==> flow/design.v <==
/*verilator lint_off MULTITOP*/
module num_rpad #(
    parameter int IN_WIDTH  = 32,
    parameter int OUT_WIDTH = 32
) (
    input  logic [ IN_WIDTH-1:0] in,
    output logic [OUT_WIDTH-1:0] out
);
  localparam int EXTEND = OUT_WIDTH - IN_WIDTH;
  assign out = {in, {EXTEND{1'b0}}};
endmodule
module num_sneg #(
    parameter int WIDTH = 32
) (
    input  logic signed [WIDTH-1:0] in,
    output logic signed [WIDTH-1:0] out
);
  assign out = -in;
endmodule
module num_sabs #(
    parameter int WIDTH = 32
) (
    input  logic signed [WIDTH-1:0] in,
    output logic signed [WIDTH-1:0] out
);
  assign out = in[WIDTH-1] ? -in : in;
endmodule
module num_min #(
    parameter int WIDTH = 32
) (
    input  logic [WIDTH-1:0] left,
    input  logic [WIDTH-1:0] right,
    output logic [WIDTH-1:0] out
);
  assign out = (left < right) ? left : right;
endmodule
module num_max #(
    parameter int WIDTH = 32
) (
    input  logic [WIDTH-1:0] left,
    input  logic [WIDTH-1:0] right,
    output logic [WIDTH-1:0] out
);
  assign out = (left > right) ? left : right;
endmodule
module num_smin #(
    parameter int WIDTH = 32
) (
    input  logic signed [WIDTH-1:0] left,
    input  logic signed [WIDTH-1:0] right,
    output logic signed [WIDTH-1:0] out
);
  assign out = (left < right) ? left : right;
endmodule
module num_smax #(
    parameter int WIDTH = 32
) (
    input  logic signed [WIDTH-1:0] left,
    input  logic signed [WIDTH-1:0] right,
    output logic signed [WIDTH-1:0] out
);
  assign out = (left > right) ? left : right;
endmodule
module num_ssignbit #(
    parameter int WIDTH = 32
) (
    input logic signed [WIDTH-1:0] in,
    output logic out
);
  assign out = in[WIDTH-1];
endmodule
module num_sadd #(
    parameter int LEFT_WIDTH = 32,
    parameter int LEFT_LSB = 0,
    parameter int RIGHT_WIDTH = 32,
    parameter int RIGHT_LSB = 0,
    parameter int OUT_WIDTH = 33
) (
    input  logic signed [ LEFT_WIDTH-1:0] left,
    input  logic signed [RIGHT_WIDTH-1:0] right,
    output logic signed [  OUT_WIDTH-1:0] out
);
  logic signed [  LEFT_LSB+LEFT_WIDTH-1:0] left_aligned;
  logic signed [RIGHT_LSB+RIGHT_WIDTH-1:0] right_aligned;
  assign left_aligned = {left, {LEFT_LSB{1'b0}}};
  assign right_aligned = {right, {RIGHT_LSB{1'b0}}};
  assign out = left_aligned + right_aligned;
endmodule
module num_smul #(
    parameter int LEFT_WIDTH = 32,
    parameter int RIGHT_WIDTH = 32,
    parameter int OUT_WIDTH = 64,
    parameter int OUT_LSB = 0
) (
    input  logic signed [ LEFT_WIDTH-1:0] left,
    input  logic signed [RIGHT_WIDTH-1:0] right,
    input  logic                          go,
    input  logic                          reset,
    input  logic                          clk,
    output logic signed [  OUT_WIDTH-1:0] out,
    output logic                          done
);
  logic [1:0] done_buffer;
  assign done = done_buffer[1];
  logic signed [       LEFT_WIDTH-1:0] left_tmp;
  logic signed [      RIGHT_WIDTH-1:0] right_tmp;
  logic signed [OUT_LSB+OUT_WIDTH-1:0] out_tmp;
  assign out = out_tmp[OUT_LSB+OUT_WIDTH-1:OUT_LSB];
  always_ff @(posedge clk) begin
    if (go) begin
      done_buffer[0] <= 1;
      done_buffer[1] <= done_buffer[0];
    end else begin
      done_buffer <= 0;
    end
  end
  always_ff @(posedge clk) begin
    if (!reset && go) begin
      left_tmp  <= left;
      right_tmp <= right;
    end else begin
      left_tmp  <= 0;
      right_tmp <= 0;
    end
  end
  always_ff @(posedge clk) begin
    if (reset) begin
      out_tmp <= 0;
    end else if (go) begin
      out_tmp <= left_tmp * right_tmp;
    end else begin
      out_tmp <= out_tmp;
    end
  end
endmodule
module smul_q31 (
    input  logic        clk,
    input  logic        reset,
    input  logic        go,
    input  logic [31:0] left,
    input  logic [31:0] right,
    output logic [31:0] out,
    output logic        done
);
  num_smul #(
      .LEFT_WIDTH (32),
      .RIGHT_WIDTH(32),
      .OUT_WIDTH  (32),
      .OUT_LSB    (31)
  ) mul (
      .left (left),
      .right(right),
      .go   (go),
      .reset(reset),
      .clk  (clk),
      .out  (out),
      .done (done)
  );
endmodule
* Step by step through the tools: smul_q31
The steps from the RTL of smul_q31 to its reports follow in flow order.
Lines are those of the file above, counted from 1.
Operators: Yosys type, input widths -> output width; for muxes data width and select width s.
Library cell names are shortened.
A cell with -- has no value.
- Top :: smul_q31
- Clock port :: clk
- Cell library :: sky130hd
- Library corner :: tt_025C_1v80

* Elaborated design
Yosys after proc, flatten, opt, wreduce and memory -nomap, before mapping. Enables and synchronous resets that opt folds into registers are not counted as muxes. Memory bits, and registers merged into a memory's read port (data or address), are not among the register bits. Print and check cells are not counted. Equal cells are merged and count once.
- Output and inout port bits :: 33
- Flip-flop bits (word level) :: 129
- Bits of input ports :: 67
- Elaborated cells :: 9
- Reduce/logical cells :: 2
- Muxes and demuxes :: 1
- Multiply operators :: 1
** Operator list (number)
- $mul 32x32->63 :: 1
- $logic_and 1x1->1 :: 1
- $logic_not 1->1 :: 1
- $mux 1 :: 1

* Depth
Yosys ltp: most cells in a row. Word level: on the elaborated netlist, between registers, memories and ports. Mapped: between sequential cells and ports; inverters and the memories' decode and read muxes count.
- Depth in word-level cells :: 2
- ABC_AREA :: 1
- Mapped depth :: 35
- Depth with buffers taken out :: 33

* Synthesis result
Source: synth_stat.txt of the flow (Yosys; design flattened, memories mapped). It holds for the ABC_AREA given above (unset counts as 0); a run with the other value may have another netlist.
- Cell count :: 5295
- Mapped flip-flops :: 98
- Buffer cells :: 209
- Mapped area :: 40993.1 µm²
- Sequential part of the area :: 1961.9 µm²
** Cell types
- fa_1 :: number 1072, area in all 2.15E+04 µm²
- inv_1 :: number 1765, area in all 6.63E+03 µm²
- nand2_1 :: number 1431, area in all 5.37E+03 µm²
- ha_1 :: number 178, area in all 2.23E+03 µm²
- dfxtp_1 :: number 98, area in all 1.96E+03 µm²
- nor2_1 :: number 253, area in all 949.661 µm²
- clkbuf_1 :: number 205, area in all 769.488 µm²
- a21oi_1 :: number 84, area in all 420.403 µm²
- nand3_1 :: number 71, area in all 355.341 µm²
- o21ai_0 :: number 41, area in all 205.197 µm²
- nand4_1 :: number 18, area in all 112.608 µm²
- o21bai_1 :: number 15, area in all 112.608 µm²
- nor3_1 :: number 14, area in all 70.067 µm²
- xnor2_1 :: number 6, area in all 52.55 µm²
- or2_2 :: number 8, area in all 50.048 µm²
- xor2_1 :: number 5, area in all 43.792 µm²
- a21o_1 :: number 4, area in all 30.029 µm²
- nor3_2 :: number 3, area in all 30.029 µm²
Other cell types: 12; their cells: 24.

* Worst setup path after synthesis
Path of least setup slack by OpenSTA after synthesis, without wires, with an ideal clock, recovery checks aside; 20% of the period is set as input and as output delay. Where synthesis merged equal registers, the netlist keeps one of their names.
- Path type :: register to register
- Start point :: register mul.left_tmp[31]
- End point :: register mul.out_tmp[60]
- Setup slack :: 0.690 ns
- Time at the first pin :: 0.000 ns
- Period :: 8.0 ns
- Delay of the path :: 7.310 ns
- Arrival :: 7.193 ns
- Required time :: 7.883 ns
- Buffers on the path :: 2
- Library setup time :: 0.117 ns
- Stages on the path :: 31
- Synthesis period reached :: 7.31 ns
"delay of the path" = arrival - input delay + setup time.
"stages on the path" counts driving pins, that of a launching flip-flop among them; a cell with two outputs on the path counts twice.
"synthesis period reached" is the clock period less the worst setup slack; recovery checks do not enter. This is arithmetic on one report: input and output delays are still those of the set period (20% each).
The rows between start and end are the longest chain of elaborated cells between them; the timing report does not say that the signal goes this way. Where chains are equally long, one stands for them.
A line is the first line of the expression or statement that the cell stems from. Yosys adds cells for indexed reads and writes and turns some case tables into memories.
At most two assigning lines are given for a register; there are more.
- Path through :: dfxtp_1 -> clkbuf_1 -> clkbuf_1 -> nand2_1 -> inv_1 -> fa_1 -> inv_1 -> fa_1 -> fa_1 -> inv_1 -> fa_1 -> inv_1 -> fa_1 -> inv_1 -> fa_1 -> inv_1 -> fa_1 -> inv_1 -> fa_1 -> ha_1 -> nand2_1 -> nor2_1 -> inv_1 -> nor2_1 -> inv_1 -> nor3_1 -> nand2_1 -> nand3_1 -> nand2_1 -> nor2_1 -> nor2_1
- Cells in the longest elaborated chain :: 1
- Elaborated cells on any way between the ends :: 1
- RTL lines with such cells :: 1
- Those cells by class :: 1 x mul
** Ends and longest elaborated chain, post-synthesis
- start: declaration :: line 105 : logic signed [       LEFT_WIDTH-1:0] left_tmp;
- start: assignment :: line 119 : left_tmp  <= left;
- start: assignment :: line 122 : left_tmp  <= 0;
- $mul 32x32->63 :: line 130 : out_tmp <= left_tmp * right_tmp;
- end: assignment :: line 130
- end: assignment :: line 132 : out_tmp <= out_tmp;
- end: declaration :: line 107 : logic signed [OUT_LSB+OUT_WIDTH-1:0] out_tmp;

* Path in the finished layout
From the final timing report of entry A: the path of least setup slack in the routed layout; clock arrival at registers is part of the times.
- Path type :: register to register
- Start point :: register mul.left_tmp[29]
- End point :: register mul.out_tmp[35]
- Stages on the path :: 26
- Period :: 7.99 ns
- Arrival :: 7.87 ns
- Required time :: 8.37 ns
- Time at the first pin :: 0.46 ns
- Library setup time :: 0.09 ns
- Buffers on the path :: 1
- Setup slack :: 0.50 ns
The rows between start and end are the longest chain of elaborated cells between them; the timing report does not say that the signal goes this way. Where chains are equally long, one stands for them.
At most two assigning lines are given for a register; there are more.
- Path through :: dfxtp_1 -> buf_4 -> nand2_1 -> fa_1 -> fa_1 -> inv_1 -> fa_1 -> inv_1 -> fa_1 -> inv_1 -> fa_1 -> fa_1 -> fa_1 -> inv_1 -> fa_1 -> inv_1 -> ha_1 -> nand2_1 -> nor3_1 -> nand2_1 -> inv_1 -> nand2_1 -> nand3_1 -> nand2_1 -> nor2_1 -> nor2_1
- Cells in the longest elaborated chain :: 1
- Elaborated cells on any way between the ends :: 1
- RTL lines with such cells :: 1
- Those cells by class :: 1 x mul
** Ends and longest elaborated chain, post-layout
- start: declaration :: line 105 : logic signed [       LEFT_WIDTH-1:0] left_tmp;
- start: assignment :: line 119 : left_tmp  <= left;
- start: assignment :: line 122 : left_tmp  <= 0;
- $mul 32x32->63 :: line 130 : out_tmp <= left_tmp * right_tmp;
- end: assignment :: line 130
- end: assignment :: line 132 : out_tmp <= out_tmp;
- end: declaration :: line 107 : logic signed [OUT_LSB+OUT_WIDTH-1:0] out_tmp;

Memo
Re: implementation data of smul_q31

Record of 3 stored runs of the RTL-to-layout flow on smul_q31, platform sky130hd. The runs are unordered. Constraints: input delay and output delay 20% of the set period each, output load 0.01 pF.
"clock period reached" means the clock period less the worst setup slack. The figure is calculated, with input and output delays left at 20% of the set period.
By "time on the worst setup path" is meant the share of the clock period that the worst setup path is allowed (20% is reserved at inputs, 20% at outputs), minus its slack. Clock arrival times at its registers enter into it.
"total design power" is the tool's figure for a default switching activity; nothing was simulated.

** Entry A
- Settings :: ABC_AREA=1; CELL_PAD_IN_SITES_DETAIL_PLACEMENT=0; CELL_PAD_IN_SITES_GLOBAL_PLACEMENT=1; CORE_UTILIZATION=33; CTS_CLUSTER_SIZE=20; GPL_ROUTABILITY_DRIVEN=1; GPL_TIMING_DRIVEN=1; PLACE_DENSITY_LB_ADDON=0.2; SETUP_SLACK_MARGIN=0.02; SLEW_MARGIN=0; period_ns=7.99; CAP_MARGIN=20; CORE_MARGIN=2
- Cell area after synthesis :: 40993.1 µm²
- Full die area :: 127057.0 µm²
- Standard-cell area after layout :: 44891.8 µm²
- Utilization :: 36.4 %
- Lowest setup slack :: 0.502 ns
- Total negative slack on setup checks :: 0.000 ns
- Smallest hold slack :: 0.434 ns
- Total design power :: 3.348 mW
- Clock period reached :: 7.488 ns
- Time on the worst setup path :: 7.49 ns
- Kind of the worst setup path :: register to register

** Entry B
- Settings :: CAP_MARGIN=25; CELL_PAD_IN_SITES_GLOBAL_PLACEMENT=0; CORE_MARGIN=9; CORE_UTILIZATION=45; CTS_CLUSTER_SIZE=89; GPL_ROUTABILITY_DRIVEN=0; PLACE_DENSITY_LB_ADDON=0.05; SETUP_SLACK_MARGIN=2.5; SLEW_MARGIN=40; period_ns=8.0
- Cell area after synthesis :: 38445.6 µm²
- Full die area :: 96279.9 µm²
- Standard-cell area after layout :: 44781.7 µm²
- Utilization :: 53.3 %
- Lowest setup slack :: 0.513 ns
- Total negative slack on setup checks :: 0.000 ns
- Smallest hold slack :: 0.448 ns
- Total design power :: 3.577 mW
- Clock period reached :: 7.487 ns
- Time on the worst setup path :: 7.49 ns
- Kind of the worst setup path :: register to register

** Entry C
- Settings :: ABC_AREA=1; CAP_MARGIN=25; CELL_PAD_IN_SITES_DETAIL_PLACEMENT=1; CELL_PAD_IN_SITES_GLOBAL_PLACEMENT=3; CORE_MARGIN=6; CORE_UTILIZATION=45; CTS_CLUSTER_SIZE=52; GPL_ROUTABILITY_DRIVEN=1; PLACE_DENSITY_LB_ADDON=0.05; SETUP_SLACK_MARGIN=2.5; SLEW_MARGIN=40; period_ns=8.0
- Cell area after synthesis :: 40993.1 µm²
- Full die area :: 98483.0 µm²
- Standard-cell area after layout :: 48190.0 µm²
- Utilization :: 53.5 %
- Lowest setup slack :: 0.823 ns
- Total negative slack on setup checks :: 0.000 ns
- Smallest hold slack :: 0.424 ns
- Total design power :: 4.352 mW
- Clock period reached :: 7.177 ns
- Time on the worst setup path :: 7.18 ns
- Kind of the worst setup path :: register to register
